==> flow/design.v <==
module regbank (
input logic clk, regwe, regrd,
input logic [4:0] rd_addr, rs_addr, wr_addr,
input logic [15:0] write_data,
output logic [15:0] rd, rs
); 
	logic [15:0] myreg[31:0];
	always_ff @(posedge clk)
	begin
		if (regwe)
		begin 
			if (wr_addr==0) myreg[wr_addr] <= 0;
			else if (wr_addr==1) myreg[wr_addr] <= 16'h0001;
			else myreg[wr_addr] <= write_data;
		end
	end
	assign rs = (regrd)? myreg[rs_addr]:0;
	assign rd = (regrd)? myreg[rd_addr]:0;
endmodule
module signExt (input logic [4:0] data_in,
		output logic [15:0] data_out);
	assign data_out = {{12{data_in[4]}},data_in[3:0]};
endmodule
module myAlu (input logic [15:0] A, B,
		input logic alusrc, reset,
                input logic [2:0] alu_cb,
                output logic [15:0] ALUOUT,
		output logic [3:0] status);
	logic [15:0] comp;
        always_comb
        begin
		if (reset)
		begin
			status = 4'd0;
			ALUOUT = 16'd0;
			comp = 16'd0;
		end
		else if (alusrc)
		begin
			case (alu_cb)
                        3'b000: begin  
				comp = 16'd0;
				ALUOUT = $signed(A) + $signed(B);
				if (ALUOUT == 16'd0)
					status[3] = 1'b1;
				else
					status[3] = 1'b0;
				if (ALUOUT[15] == 1'b1)
					status[2] = 1'b1;
				else
					status[2] = 1'b0;
				if ((A[15]==1'b0) && (B[15]==1'b0) && (ALUOUT[15] == 1'b1))
					status[1] = 1'b1;
				else
					status[1] = 1'b0;
				if ((A[15]==1'b1) && (B[15]==1'b1) && (ALUOUT[15] == 1'b0))
					status[1] = 1'b1;
				else
					status[1] = 1'b0;
				if (A>=B)
					status[0] = 1'b1;
				else
					status[0] = 1'b0;
				end
                        3'b001: begin  
				comp = 16'd0;
				ALUOUT = $signed(A) - $signed(B);
				if (A == B)
					status[3] = 1'b1;
				else
					status[3] = 1'b0;
				if (ALUOUT[15] == 1'b1)
					status[2] = 1'b1;
				else
					status[2] = 1'b0;
				if ((A[15]==1'b0) && (B[15]==1'b1) && (ALUOUT[15] == 1'b1))
					status[1] = 1'b1;
				else
					status[1] = 1'b0;
				if ((A[15]==1'b1) && (B[15]==1'b0) && (ALUOUT[15] == 1'b0))
					status[1] = 1'b1;
				else
					status[1] = 1'b0;
				if (A>=B)
					status[0] = 1'b1;
				else
					status[0] = 1'b0;
				end
			3'b010: begin  
				comp = 16'd0;
				ALUOUT = A&B;
				status[1] = 1'b0;
				if (ALUOUT == 16'd0)
					status[3] = 1'b1;
				else
					status[3] = 1'b0;
				if (ALUOUT[15] == 1'b1)
					status[2] = 1'b1;
				else
					status[2] = 1'b0;
				if (A>=B)
					status[0] = 1'b1;
				else
					status[0] = 1'b0;
				end
			3'b011: begin  
				comp = 16'd0;
				ALUOUT = A|B;
				status[1] = 1'b0;
				if (ALUOUT == 16'd0)
					status[3] = 1'b1;
				else
					status[3] = 1'b0;
				if (ALUOUT[15] == 1'b1)
					status[2] = 1'b1;
				else
					status[2] = 1'b0;
				if (A>=B)
					status[0] = 1'b1;
				else
					status[0] = 1'b0;
				end
			3'b100: begin  
				comp = 16'd0;
				ALUOUT = ~B;
				status[1] = 1'b0;
				status[0] = 1'b0;
				if (ALUOUT == 16'd0)
					status[3] = 1'b1;
				else
					status[3] = 1'b0;
				if (ALUOUT[15] == 1'b1)
					status[2] = 1'b1;
				else
					status[2] = 1'b0;
				end
			3'b101: begin
				ALUOUT = 16'd0;  
				comp = $signed(A) - $signed(B);
				if (A == B)
					status[3] = 1'b1;
				else
					status[3] = 1'b0;
				if (comp[15] == 1'b1)
					status[2] = 1'b1;
				else
					status[2] = 1'b0;
				if ((A[15]==1'b0) && (B[15]==1'b1) && (comp[15] == 1'b1))
					status[1] = 1'b1;
				else
					status[1] = 1'b0;
				if ((A[15]==1'b1) && (B[15]==1'b0) && (comp[15] == 1'b0))
					status[1] = 1'b1;
				else
					status[1] = 1'b0;
				if (A>=B)
					status[0] = 1'b1;
				else
					status[0] = 1'b0;
				end
			default: begin
				ALUOUT = 16'd0;
				comp = 16'd0;
				status = 4'd0;
				end
			endcase
		end
		else 
		begin
			ALUOUT = 16'd0;
			comp = 16'd0;
			status = 4'd0;
                end
	end
endmodule
module datapath(
input logic clk, reg_we,alusrc,reg_rd,lw_add_e,sw_add_e, lwi, w0, w1, reset,
input logic [2:0] alu_cb,
input logic [4:0] lw_addr, sw_addr_d, sw_addr_s,
input wire [15:0] ins,
input  wire [15:0] data_in,
input logic [6:0] mem_addr,
output logic ri,
output logic [6:0] addr,
output logic [6:0] daddr,
output logic [15:0] data,
output logic [3:0] status
);
logic [15:0] rd, rs, aluout, rs_reg, rs_im, reg_in;
logic [4:0] rbank_wr,rd_addr,rs_addr;
regbank my_reg(.clk(clk), .regwe(reg_we), .regrd(reg_rd), .rd_addr(rd_addr), .rs_addr(rs_addr), .wr_addr(rbank_wr), .write_data(reg_in), .rd(rd), .rs(rs_reg) );
myAlu alu(.A(rd), .B(rs), .alusrc(alusrc), .reset(reset), .alu_cb(alu_cb), .ALUOUT(aluout), .status(status[3:0]));
signExt sign(.data_in(ins[5:1]), .data_out(rs_im));
assign rs = (ins[11])? rs_im : rs_reg; 
assign addr = mem_addr;
assign daddr = (lw_add_e||sw_add_e) ? (rs_reg[6:0]):7'b0;
always_comb
begin
	if (lwi)
	begin
		reg_in = ins[15:0];
	end
	else if (lw_add_e)
	begin
		reg_in = data_in[15:0];
	end
	else
	begin
		reg_in = aluout;
	end
	if (w0) rbank_wr = 0;
	else if (w1) rbank_wr = 5'b00001;
	else if (lwi) rbank_wr = lw_addr;
	else rbank_wr = ins[10:6];
	if (sw_add_e)
	begin
		rd_addr = sw_addr_d;
		rs_addr = sw_addr_s;
		data = rd[15:0];
		ri = 1'b0;
	end
	else
	begin
		rd_addr = ins[10:6];
		rs_addr = ins[5:1];
		data = 16'b0;
		ri = 1'b1;
	end
end
endmodule
module control(
input logic start, clk, reset, 
input logic [3:0] status,
input wire [15:0] ins, 
output logic [2:0] alu_cb,
output logic [4:0] lw_addr, sw_addr_d, sw_addr_s,
output logic [6:0] mem_addr,
output logic mem_we,reg_we,alusrc,reg_rd,lw_add_e,sw_add_e,lwi,done,w0,w1);
	logic [6:0] pc,ra;
	logic lwe,swe,swd,go,stop, lwei,lw_add_ei,mem_rd;
	logic [3:0] status_int;
	typedef enum logic [3:0] {s0, s1, s2, s3, s4, s5, s6, s7,s8,s9,s10,s11} statetype;
        statetype state, nextstate;
	always_ff @(posedge clk)
	begin
		if (reset)  state <= s0;
		else if (start) state <= s1;
		else if (go) state <= nextstate;
	end
	always_comb
        begin
                case (state)
                        s0: begin
				if(start) nextstate = s1;
				else nextstate = s0;
			    end
                        s1: nextstate = s2;
			s2: nextstate = s3;
			s3: nextstate = s5;
                        s4: begin 
				if(lwei) nextstate = s6;
				else if(lwe) nextstate = s8;
				else if (stop) nextstate = s9;
				else nextstate = s5;
			    end
			s5: nextstate = s4;
			s6: nextstate = s7;
			s7: nextstate = s10;
			s8: nextstate = s11;
                        s9: begin
				if (start) nextstate = s1; 
				else nextstate = s9;
			    end
			s10: nextstate = s11;
			s11: nextstate = s4;
			default: nextstate = s0;
                endcase
        end
	always_ff @(posedge clk)
	begin
	if (nextstate == s0)
	begin 
		go <= 1'b0;
		done <= 1'b0;
		stop <= 1'b0;
		alusrc <= 1'b0;
		reg_we <= 1'b0;
		lwe <= 1'b0;
		swe <= 1'b0;
		mem_rd <= 1'b1;
		reg_rd <= 1'b0;
		w0 <= 1'b0;
		w1 <= 1'b0;
		lw_add_e <= 1'b0;
		sw_add_e <= 1'b0;
		lwi <= 1'b0;
		lwei <= 1'b0;
		swd <= 1'b0;
		alu_cb <= 3'b0;
		lw_addr <= 4'b0;
		sw_addr_d <= 4'b0;
		sw_addr_s <= 4'b0;
		lw_add_ei <= 1'b0;
		pc <= 7'd0;
		ra <= 7'd0;
		status_int <= 4'b0;
	end
	else if (nextstate == s1)
	begin
		go <= 1'b1;
		done <= 1'b0;
		reg_rd <= 1'b1;
	end
	else if (nextstate == s2)
	begin
		w0 <= 1'b1;
		reg_we <= 1'b1;
	end
	else if (nextstate == s3)
	begin
		w0 <= 1'b0;
		w1 <= 1'b1;
		mem_rd <= 1'b1;
		reg_we <= 1'b1;
	end
	else if (nextstate == s4)
	begin
		reg_we <= 1'b0;
		mem_rd <= 1'b1;
		alusrc <= 1'b0;
		status_int <= status;
		if (lwe)
			begin
			reg_we <= 1'b1;
			end	
	end
	else if (nextstate == s5)
	begin
	w1 <= 1'b0;
	case (ins[15:12])
	4'd0: begin	
		alusrc <= 1'b0;
		reg_we <= 1'b0;
		lwe <= 1'b0;
		swe <= 1'b0;
		mem_rd <= 1'b1;
		reg_rd <= 1'b1;
		lwi <= 1'b0;
		if (ins[0])
		begin	
			stop <= 1'b1;
			pc <= pc;
		end
		else
			pc <= pc + 1;
	     end
	4'd1: begin
		alu_cb <= 3'b0;
		alusrc <= 1'b1;
		reg_we <= 1'b1;
		lwi <= 1'b0;
		lwe <= 1'b0;
		swe <= 1'b0;
		lw_add_e <= 1'b0;
		sw_add_e <= 1'b0;
		pc <= pc + 1;
	     end
	4'd2: begin
		alu_cb <= 3'b001;
		alusrc <= 1'b1;
		reg_we <= 1'b1;
		lwi <= 1'b0;
		lwe <= 1'b0;
		swe <= 1'b0;
		lw_add_e <= 1'b0;
		sw_add_e <= 1'b0;
		pc <= pc + 1;
	     end
	4'd3: begin
		alu_cb <= 3'b010;
		alusrc <= 1'b1;
		reg_we <= 1'b1;
		lwi <= 1'b0;
		lwe <= 1'b0;
		swe <= 1'b0;
		lw_add_e <= 1'b0;
		sw_add_e <= 1'b0;
		pc <= pc + 1;
	     end
	4'd4: begin
		alu_cb <= 3'b011;
		alusrc <= 1'b1;
		reg_we <= 1'b1;
		lwi <= 1'b0;
		lwe <= 1'b0;
		swe <= 1'b0;
		lw_add_e <= 1'b0;
		sw_add_e <= 1'b0;
		pc <= pc + 1;
	     end
	4'd5: begin
		alu_cb <= 3'b100;
		alusrc <= 1'b1;
		reg_we <= 1'b1;
		lwi <= 1'b0;
		lwe <= 1'b0;
		swe <= 1'b0;
		lw_add_e <= 1'b0;
		sw_add_e <= 1'b0;
		pc <= pc + 1;
	     end 
	4'd6: begin
		alu_cb <= 3'b101;
		alusrc <= 1'b1;
		reg_we <= 1'b0;
		lwi <= 1'b0;
		lwe <= 1'b0;
		swe <= 1'b0;
		lw_add_e <= 1'b0;
		sw_add_e <= 1'b0;
		pc <= pc + 1;
	     end
	4'd7:begin
		alusrc <= 1'b0;
		reg_we <= 1'b0;
		sw_add_e <= 1'b0;
		swe <= 1'b0;
		lw_addr <= ins[10:6];
		if (ins[11])
		begin 
		lwei <= 1'b1;
		pc <= pc+1;
		end
		else
		begin
		lw_add_e <= 1'b1;
		lwei <= 1'b0;
		lwe <= 1'b1;
		pc <= pc;
		end
	   end
	4'd8:begin
		sw_addr_d <= ins[10:6];
		sw_addr_s <= ins[5:1];
		alusrc <= 1'b0;
		reg_we <= 1'b0;
		lw_add_e <= 1'b0;
		sw_add_e <= 1'b1;
		lwe <= 1'b0;
		lwi <= 1'b0;
		pc <= pc + 1;
	   end
	4'd9: begin
		alusrc <= 1'b0;
		reg_we <= 1'b0;
		lwe <= 1'b0;
		swe <= 1'b0;
		lwi <= 1'b0;
		lw_add_e <= 1'b0;
		sw_add_e <= 1'b0;
		pc <= ins[7:1];
	     end
	4'd10: begin
		alusrc <= 1'b0;
		reg_we <= 1'b0;
		lwi <= 1'b0;
		lwe <= 1'b0;
		swe <= 1'b0;
		lw_add_e <= 1'b0;
		sw_add_e <= 1'b0;
		if (status_int[3])
		pc <= ins[7:1];
		else pc <= pc + 1;
	     end
	4'd11: begin
		alusrc <= 1'b0;
		reg_we <= 1'b0;
		lwi <= 1'b0;
		lwe <= 1'b0;
		swe <= 1'b0;
		lw_add_e <= 1'b0;
		sw_add_e <= 1'b0;
		if (status_int[3] == 1'b0)
		pc <= ins[7:1];
		else pc <= pc + 1;
	     end
	4'd12: begin
		alusrc <= 1'b0;
		reg_we <= 1'b0;
		lwi <= 1'b0;
		lwe <= 1'b0;
		swe <= 1'b0;
		lw_add_e <= 1'b0;
		sw_add_e <= 1'b0;
		if (status_int[0])
		pc <= ins[7:1];
		else pc <= pc + 1;
	     end
	4'd13: begin
		alusrc <= 1'b0;
		reg_we <= 1'b0;
		lwi <= 1'b0;
		lwe <= 1'b0;
		swe <= 1'b0;
		lw_add_e <= 1'b0;
		sw_add_e <= 1'b0;
		if (status_int[2])
		pc <= ins[7:1];
		else pc <= pc + 1;
	     end
	4'd14: begin
		alusrc <= 1'b0;
		reg_we <= 1'b0;
		lwi <= 1'b0;
		lwe <= 1'b0;
		swe <= 1'b0;
		lw_add_e <= 1'b0;
		sw_add_e <= 1'b0;
		ra <= pc+1;
		pc <= ins[7:1];
	     end
	4'd15: begin
		alusrc <= 1'b0;
		reg_we <= 1'b0;
		lwi <= 1'b0;
		lwe <= 1'b0;
		swe <= 1'b0;
		lw_add_e <= 1'b0;
		sw_add_e <= 1'b0;
		pc <= ra;
	     end
	endcase
	end		
	else if (nextstate == s6)
	begin
		lwei <= 1'b0;		 
	end
	else if (nextstate == s7)
	begin
		lwi <= 1'b1;
		reg_we <= 1'b1;		 
	end
	else if (nextstate == s10)
	begin
		lwi <= 1'b0;
		reg_we <= 1'b0;
		pc <= pc + 1;
	end
	else if (nextstate == s8)
	begin
		lwe <= 1'b0;
		reg_we <= 1'b0;
		lw_add_e <= 1'b0;
		pc <= pc + 1;
	end
	else if (nextstate == s9)
	begin
		go <= 1'b0;
		lw_add_e <= 1'b0;
		sw_add_e <= 1'b0;
		swd <= 1'b0;
		alusrc <= 1'b0;
		reg_we <= 1'b0;
		lwe <= 1'b0;
		swe <= 1'b0;
		mem_rd <= 1'b0;
		reg_rd <= 1'b0;
		stop <= 1'b0;
		done <= 1'b1;
	end
	end
	assign mem_we=(mem_rd)?1'b1:1'b0;
	assign mem_addr = pc;
endmodule
module risc16_core (
input  logic        clk, reset, start,
output logic        done,
output logic [6:0]  imem_addr,
input  logic [15:0] imem_rdata,
output logic [6:0]  dmem_addr,
output logic        dmem_we,
output logic [15:0] dmem_wdata,
input  logic [15:0] dmem_rdata
);
logic mem_we,reg_we,alusrc,reg_rd,lw_add_e,sw_add_e,lwi,w0,w1,ri;
logic [3:0] status;
logic [6:0] c_mem_addr,d_addr,daddr_in;
logic [15:0] ins, rdata_in;
logic [2:0] alu_cb;
logic [4:0] lw_addr,sw_addr_d, sw_addr_s;
assign ins = imem_rdata;
assign imem_addr = d_addr;
assign dmem_addr = daddr_in;
assign dmem_we = ~ri;
assign dmem_wdata = rdata_in;
control cb(.start(start), .clk(clk), .reset(reset), .status(status), .ins(ins), .alu_cb(alu_cb), .mem_addr(c_mem_addr), .mem_we(mem_we),.reg_we(reg_we),.alusrc(alusrc),.reg_rd(reg_rd),.lw_add_e(lw_add_e),.sw_add_e(sw_add_e),.lwi(lwi),.done(done), .w0(w0), .w1(w1), .lw_addr(lw_addr), .sw_addr_d(sw_addr_d), .sw_addr_s(sw_addr_s));
datapath dp(.clk(clk), .reg_we(reg_we), .alusrc(alusrc), .reg_rd(reg_rd), .lw_add_e(lw_add_e), .sw_add_e(sw_add_e), .lwi(lwi), .alu_cb(alu_cb), .mem_addr(c_mem_addr), .ins(ins), .addr(d_addr), .data(rdata_in), .status(status), .w0(w0), .w1(w1), .reset(reset), .lw_addr(lw_addr), .data_in(dmem_rdata), .daddr(daddr_in), .ri(ri), .sw_addr_d(sw_addr_d), .sw_addr_s(sw_addr_s));
endmodule
Reports on risc16_core

What the tools print for risc16_core, step after step.
Lines are those of the file above, counted from 1.
A cell with - has no value.

Top module: risc16_core
Clock port: clk
Standard-cell library: sky130hd
Library corner: tt_025C_1v80

After elaboration

Yosys after proc, flatten, opt, wreduce and memory -nomap, before mapping. Memory bits, and registers merged into a memory's read port (data or address), are not among the register bits. Print and check cells are not counted.
Yosys's memory passes give these memory sizes; they may raise the number of words (mostly to a power of two), join words into wider ones and drop unused or constant bits.

Add/subtract/negate cells: 3
Multiply operators: 0
Div/mod/pow operators: 0
$lt $le $gt $ge: 1
Equal/unequal tests: 76
Shift operators: 0
Multiplexer cells: 124
Bitwise operators: 17
Reduce/logical cells: 61

Operators by type and width:

| cell                                                                     | count |
| 16-bit 2-to-1 mux                                                        | 13 |
| 7-bit 2-to-1 mux                                                         | 12 |
| 16-bit parallel mux with 5-bit select                                    | 1 |
| 1-bit 2-to-1 mux                                                         | 76 |
| 16-bit logical NOT                                                       | 4 |
| 7-bit parallel mux with 9-bit select                                     | 1 |
| 4-bit == test (second input constant)                                    | 15 |
| 4-bit by 3-bit == test with 1-bit output (second input constant)         | 12 |
| 4-bit parallel mux with 10-bit select                                    | 1 |
| 9-bit AND reduction                                                      | 4 |
| 10-bit AND reduction                                                     | 3 |
| 6-bit AND reduction                                                      | 5 |
| 14-bit OR reduction                                                      | 2 |
| 2-bit by 1-bit inequality test with 1-bit output (second input constant) | 13 |
| 5-bit 2-to-1 mux                                                         | 5 |
| 3-bit by 1-bit inequality test with 1-bit output (second input constant) | 8 |
| 4-bit by 2-bit == test with 1-bit output (second input constant)         | 6 |
| 4-bit 2-to-1 mux                                                         | 6 |
| 3-bit inequality test (second input constant)                            | 6 |
| 3-bit parallel mux with 6-bit select                                     | 1 |
| 16-bit adder                                                             | 1 |
| 16-bit subtractor                                                        | 1 |
| 16-bit greater-or-equal comparator                                       | 1 |
| 16-bit == test                                                           | 1 |
| 16-bit AND                                                               | 1 |
| 16-bit OR                                                                | 1 |
| 16-bit inverter                                                          | 1 |
| 15-bit OR reduction                                                      | 1 |

Other operator kinds: 34; their cells: 80.

Register bits: 53
Bits in latches: 0
RAM bits: 512
Bits in read-only memories: 0
Clocked read ports x word width: 0
Memory cells: 1
Input port bits: 35
Output and inout port bits: 32
Elaborated cells: 305

Memories:

| name            | depth | width | rd ports | write ports | line | text |
| dp.my_reg.myreg | 32    | 16    | 2        | 1           | 7    | `logic [15:0] myreg[31:0];` |

Depth

Yosys ltp: most cells in a row. Word level: on the elaborated netlist, between registers, memories and ports. Mapped: between sequential cells and ports; inverters and the memories' decode and read muxes count.

Depth after elaboration: 15
ABC_AREA: 0
Gate-level depth with buffers: 29
Gate-level depth less buffers: 23

Netlist

Source: synth_stat.txt of the flow (Yosys; design flattened, memories mapped). It holds for the ABC_AREA given above (unset counts as 0); a run with the other value may have another netlist.

Cell types:

| cell                      | count | area in all (sq um) |
| sky130_fd_sc_hd__edfxtp_1 | 512   | 1.54E+04 |
| sky130_fd_sc_hd__mux4_2   | 132   | 2.97E+03 |
| sky130_fd_sc_hd__nand2_1  | 519   | 1.95E+03 |
| sky130_fd_sc_hd__dfxtp_1  | 63    | 1,261.21 |
| sky130_fd_sc_hd__a211oi_1 | 105   | 788.256 |
| sky130_fd_sc_hd__a21oi_1  | 155   | 775.744 |
| sky130_fd_sc_hd__nand3_1  | 154   | 770.739 |
| sky130_fd_sc_hd__ha_1     | 53    | 663.136 |
| sky130_fd_sc_hd__mux2i_1  | 66    | 660.634 |
| sky130_fd_sc_hd__a311oi_1 | 74    | 648.122 |
| sky130_fd_sc_hd__nor2_1   | 167   | 626.851 |
| sky130_fd_sc_hd__clkbuf_1 | 122   | 457.939 |
| sky130_fd_sc_hd__o21ai_0  | 80    | 400.384 |
| sky130_fd_sc_hd__buf_2    | 68    | 340.326 |
| sky130_fd_sc_hd__nor2b_1  | 51    | 319.056 |
| sky130_fd_sc_hd__inv_1    | 75    | 281.52 |
| sky130_fd_sc_hd__a31oi_1  | 40    | 250.24 |
| sky130_fd_sc_hd__and2_1   | 40    | 250.24 |

Not listed: further types 75, cells in them 458.

Cells in the netlist: 2,934
Chip area (Yosys): 32,384.8 sq um
Sequential part of the area: 16,636.0 sq um
Flip-flops: 575
Buffers: 230

The figures by module come from a second, unflattened synthesis with its own total; it is not the netlist above.

Cell total of the unflattened synthesis: 2,133
Area total of the unflattened synthesis: 31,417.6 sq um

Each row is one instance without its submodules.

Modules:

| module      | instances | cells | area (sq um) | sequential area (sq um) |
| regbank     | 1         | 1,209 | 24,323.3     | 15,374.7 |
| control     | 1         | 372   | 3,128.0      | 1,221.2 |
| myAlu       | 1         | 407   | 2,813.9      | 0.0 |
| datapath    | 1         | 128   | 1,028.5      | 0.0 |
| signExt     | 1         | 16    | 120.1        | 0.0 |
| risc16_core | 1         | 1     | 3.8          | 0.0 |

Path before layout

OpenSTA on the mapped netlist: ideal clock, no wires. The path of least setup slack (recovery checks aside). Input and output delay are each 20% of the period. Register names are those of the netlist, which keeps one name where synthesis merged equal registers.

Path kind: input-to-reg
From: input imem_rdata[6]
To: memory dp.my_reg.myreg[0][6]
Period: 7.0 ns
External input delay: 1.400 ns
Library setup time: 0.467 ns
Time at the first pin: 1.400 ns
Arrival: 6.615 ns
Required time: 6.533 ns
Path slack: -0.082 ns
Path delay: 5.682 ns
Stages: 21
Buffers on the path: 5
Synthesis period reached: 7.082 ns

"path delay" = arrival - input delay + setup time.
"stages" counts driving pins, that of a launching flip-flop among them; a cell with two outputs on the path counts twice.
"synthesis period reached" is the clock period less the worst setup slack; recovery checks do not enter. This is arithmetic on one report: input and output delays are still those of the set period (20% each).
Between the ends stands the longest chain of elaborated cells between them, by number of cells; it is not shown to be the way that was timed. Of several equally long chains one is given.
A line is the first line of the expression or statement that the cell stems from. Yosys adds cells for indexed reads and writes and turns some case tables into memories.
A memory read counts as a cell of the chain, while the word-level depth stops at memories.
Ways into the end's enable are left out, as the timed path ends at the data pin.

Cell sequence: sky130_fd_sc_hd__mux2i_1 > sky130_fd_sc_hd__buf_2 > sky130_fd_sc_hd__buf_2 > sky130_fd_sc_hd__buf_2 > sky130_fd_sc_hd__buf_2 > sky130_fd_sc_hd__mux4_2 > sky130_fd_sc_hd__nand2_1 > sky130_fd_sc_hd__nand3_1 > sky130_fd_sc_hd__a31oi_1 > sky130_fd_sc_hd__nor2b_1 > sky130_fd_sc_hd__ha_1 > sky130_fd_sc_hd__clkbuf_1 > sky130_fd_sc_hd__nor2b_1 > sky130_fd_sc_hd__o21a_1 > sky130_fd_sc_hd__or2_2 > sky130_fd_sc_hd__a21oi_1 > sky130_fd_sc_hd__o21bai_1 > sky130_fd_sc_hd__o221ai_1 > sky130_fd_sc_hd__a221o_1 > sky130_fd_sc_hd__a221oi_1 > sky130_fd_sc_hd__a211oi_1
Length of the longest elaborated chain: 13
Elaborated cells on any way between the ends: 28
Those cells by class: add/sub: 2; eq/ne: 1; mux: 21; logic: 2; reduce/logical: 1; memory: 1

RTL lines, path post-synthesis:

| item                                  | line | text |
| start: declaration                    | 579  | `input  logic [15:0] imem_rdata,` |
| 5-bit 2-to-1 mux                      | 215  | `if (sw_add_e)` |
| memory 32 x 16 bit                    | 7    | `logic [15:0] myreg[31:0];` |
| 16-bit 2-to-1 mux                     | 18   | `assign rd = (regrd)? myreg[rd_addr]:0;` |
| 16-bit subtractor                     | 67   | `ALUOUT = $signed(A) - $signed(B);` |
| 16-bit parallel mux with 5-bit select | 40   | `case (alu_cb)` |
| 16-bit 2-to-1 mux                     | 38   | `else if (alusrc)` |
| 16-bit 2-to-1 mux                     | 32   | `if (reset)` |
| 16-bit 2-to-1 mux                     | 203  | `else if (lw_add_e)` |
| 16-bit 2-to-1 mux                     | 199  | `if (lwi)` |
| 16-bit 2-to-1 mux                     | 13   | `else if (wr_addr==1) myreg[wr_addr] <= 16'h0001;` |
| 16-bit 2-to-1 mux                     | 12   | `if (wr_addr==0) myreg[wr_addr] <= 0;` |
| 16-bit 2-to-1 mux                     | 10   | `if (regwe)` |
| 16-bit 2-to-1 mux                     | -    |  |
| end: declaration                      | 7    |  |

Path in the finished layout

From the final timing report of run 1: the path of least setup slack in the routed layout; clock arrival at registers is part of the times.

Path kind: input-to-reg
From: input imem_rdata[5]
To: memory dp.my_reg.myreg[18][14]
Period: 4.54 ns
External input delay: 0.91 ns
Library setup time: 0.24 ns
Time at the first pin: 0.91 ns
Arrival: 5.87 ns
Required time: 4.91 ns
Path slack: -0.96 ns
Stages: 29
Buffers on the path: 7

Between the ends stands the longest chain of elaborated cells between them, by number of cells; it is not shown to be the way that was timed. Of several equally long chains one is given.
A memory read counts as a cell of the chain, while the word-level depth stops at memories.

Cell sequence: sky130_fd_sc_hd__clkdlybuf4s50_1 > sky130_fd_sc_hd__nand2b_1 > sky130_fd_sc_hd__nand2_1 > sky130_fd_sc_hd__buf_12 > sky130_fd_sc_hd__mux4_2 > sky130_fd_sc_hd__a22oi_2 > sky130_fd_sc_hd__o311ai_2 > sky130_fd_sc_hd__buf_4 > sky130_fd_sc_hd__nor2_4 > sky130_fd_sc_hd__a21oi_2 > sky130_fd_sc_hd__inv_2 > sky130_fd_sc_hd__buf_6 > sky130_fd_sc_hd__ha_4 > sky130_fd_sc_hd__inv_2 > sky130_fd_sc_hd__ha_4 > sky130_fd_sc_hd__o21bai_1 > sky130_fd_sc_hd__a21oi_1 > sky130_fd_sc_hd__o21bai_1 > sky130_fd_sc_hd__a21oi_2 > sky130_fd_sc_hd__nor4_1 > sky130_fd_sc_hd__nor2_1 > sky130_fd_sc_hd__a221o_1 > sky130_fd_sc_hd__o41ai_4 > sky130_fd_sc_hd__xnor2_2 > sky130_fd_sc_hd__a221oi_4 > sky130_fd_sc_hd__buf_4 > sky130_fd_sc_hd__buf_6 > sky130_fd_sc_hd__o22ai_4 > sky130_fd_sc_hd__buf_12
Length of the longest elaborated chain: 14
Elaborated cells on any way between the ends: 18
Those cells by class: add/sub: 2; mux: 12; logic: 3; memory: 1

RTL lines, path after layout:

| item                                  | line | text |
| start: declaration                    | 579  | `input  logic [15:0] imem_rdata,` |
| 5-bit 2-to-1 mux                      | 215  | `if (sw_add_e)` |
| memory 32 x 16 bit                    | 7    | `logic [15:0] myreg[31:0];` |
| 16-bit 2-to-1 mux                     | 17   | `assign rs = (regrd)? myreg[rs_addr]:0;` |
| 16-bit 2-to-1 mux                     | 194  | `assign rs = (ins[11])? rs_im : rs_reg;` |
| 16-bit subtractor                     | 67   | `ALUOUT = $signed(A) - $signed(B);` |
| 16-bit parallel mux with 5-bit select | 40   | `case (alu_cb)` |
| 16-bit 2-to-1 mux                     | 38   | `else if (alusrc)` |
| 16-bit 2-to-1 mux                     | 32   | `if (reset)` |
| 16-bit 2-to-1 mux                     | 203  | `else if (lw_add_e)` |
| 16-bit 2-to-1 mux                     | 199  | `if (lwi)` |
| 16-bit 2-to-1 mux                     | 13   | `else if (wr_addr==1) myreg[wr_addr] <= 16'h0001;` |
| 16-bit 2-to-1 mux                     | 12   | `if (wr_addr==0) myreg[wr_addr] <= 0;` |
| 16-bit 2-to-1 mux                     | 10   | `if (regwe)` |
| 16-bit 2-to-1 mux                     | -    |  |
| end: declaration                      | 7    |  |

Hand-over note for risc16_core

Measured results for risc16_core: 6 stored runs of the Yosys and OpenROAD flow on sky130hd. The settings differ; the order carries no meaning. The constraints put input and output delay at 20% of the set period each and load the outputs with 0.01 pF.
By "achieved clock period" is meant the clock period of the run minus its worst setup slack. This is arithmetic on one report: input and output delays are still those of the set period (20% each).
"critical path time" = time allowed to the worst setup path (clock period - input delay - output delay, where it has them) - its slack; a late launch clock adds to it, a late capture clock takes from it.
By "total power after layout" is meant OpenSTA's value without simulated activity: inputs other than the clock are taken to toggle once in ten clock periods, and the tool carries that through the logic.
Settings: . = not set for that run.

| name                                      | run 1        | run 2           | run 3      | run 4      | run 5         | run 6           |
| CAP_MARGIN                                | 15           | 15              | 20         | 5          | 15            | 40              |
| CORE_MARGIN                               | 7            | 2               | 2          | 2          | 9             | 2               |
| CORE_UTILIZATION                          | 22           | 31              | 34         | 31         | 40            | 31              |
| CTS_CLUSTER_SIZE                          | 90           | 37              | .          | .          | 71            | 28              |
| GPL_ROUTABILITY_DRIVEN                    | 0            | 1               | 1          | 0          | 0             | 1               |
| GPL_TIMING_DRIVEN                         | 1            | 1               | 0          | 1          | 0             | 1               |
| SETUP_SLACK_MARGIN                        | 0.86         | .               | .          | 0.91       | 0.68          | .               |
| period_ns                                 | 4.54         | 6.48            | 4.24       | 4.33       | 7.0           | 6.48            |
| SLEW_MARGIN                               | 20           | 25              | 0          | 20         | 10            | 25              |
| CELL_PAD_IN_SITES_DETAIL_PLACEMENT        | .            | 1               | .          | 2          | .             | 1               |
| CELL_PAD_IN_SITES_GLOBAL_PLACEMENT        | .            | 3               | 2          | .          | .             | 3               |
| CORE_ASPECT_RATIO                         | .            | 1.22            | 1.42       | 1.22       | .             | 1.22            |
| CTS_CLUSTER_DIAMETER                      | .            | 360             | .          | .          | .             | 360             |
| MAX_ROUTING_LAYER                         | .            | met4            | met4       | .          | met4          | met4            |
| TNS_END_PERCENT                           | .            | 40              | .          | 55         | 60            | 40              |
| ABC_AREA                                  | .            | .               | 0          | .          | .             | .               |
| PLACE_DENSITY                             | .            | .               | 0.8        | .          | 0.72          | .               |
| PLACE_DENSITY_LB_ADDON                    | .            | .               | .          | 0.22       | .             | .               |
| HOLD_SLACK_MARGIN                         | .            | .               | .          | .          | -0.08         | -0.06           |
| achieved clock period (ns)                | 5.498        | 6.377           | 6.011      | 6.163      | 6.378         | 6.411           |
| setup TNS (ns)                            | -255.718     | 0.000           | -740.177   | -656.900   | 0.000         | 0.000           |
| critical path time (ns)                   | 4.59         | 3.78            | 6.01       | 6.16       | 4.98          | 3.82            |
| class of the worst setup path             | input-to-reg | input-to-output | reg-to-reg | reg-to-reg | reg-to-output | input-to-output |
| area of the die (sq um)                   | 158,141.0    | 107,082.0       | 97,771.8   | 107,082.0  | 91,530.5      | 107,082.0       |
| chip area in the Yosys report (sq um)     | 32,384.8     | 32,384.8        | 32,384.8   | 32,384.8   | 32,384.8      | 32,384.8        |
| utilization of the finished layout (%)    | 29.8         | 37.7            | 43.3       | 42.4       | 49.9          | 37.9            |
| total power after layout (mW)             | 14.094       | 7.715           | 14.597     | 15.376     | 8.553         | 7.918           |
| standard-cell area after routing (sq um)  | 43,538.0     | 38,892.3        | 40,816.6   | 43,797.0   | 39,761.9      | 39,102.5        |
| setup slack of the worst path (ns)        | -0.958       | 0.103           | -1.771     | -1.833     | 0.622         | 0.069           |
| worst hold slack in the final report (ns) | 0.459        | 0.475           | 0.459      | 0.462      | 0.461         | 0.470           |

End of note.
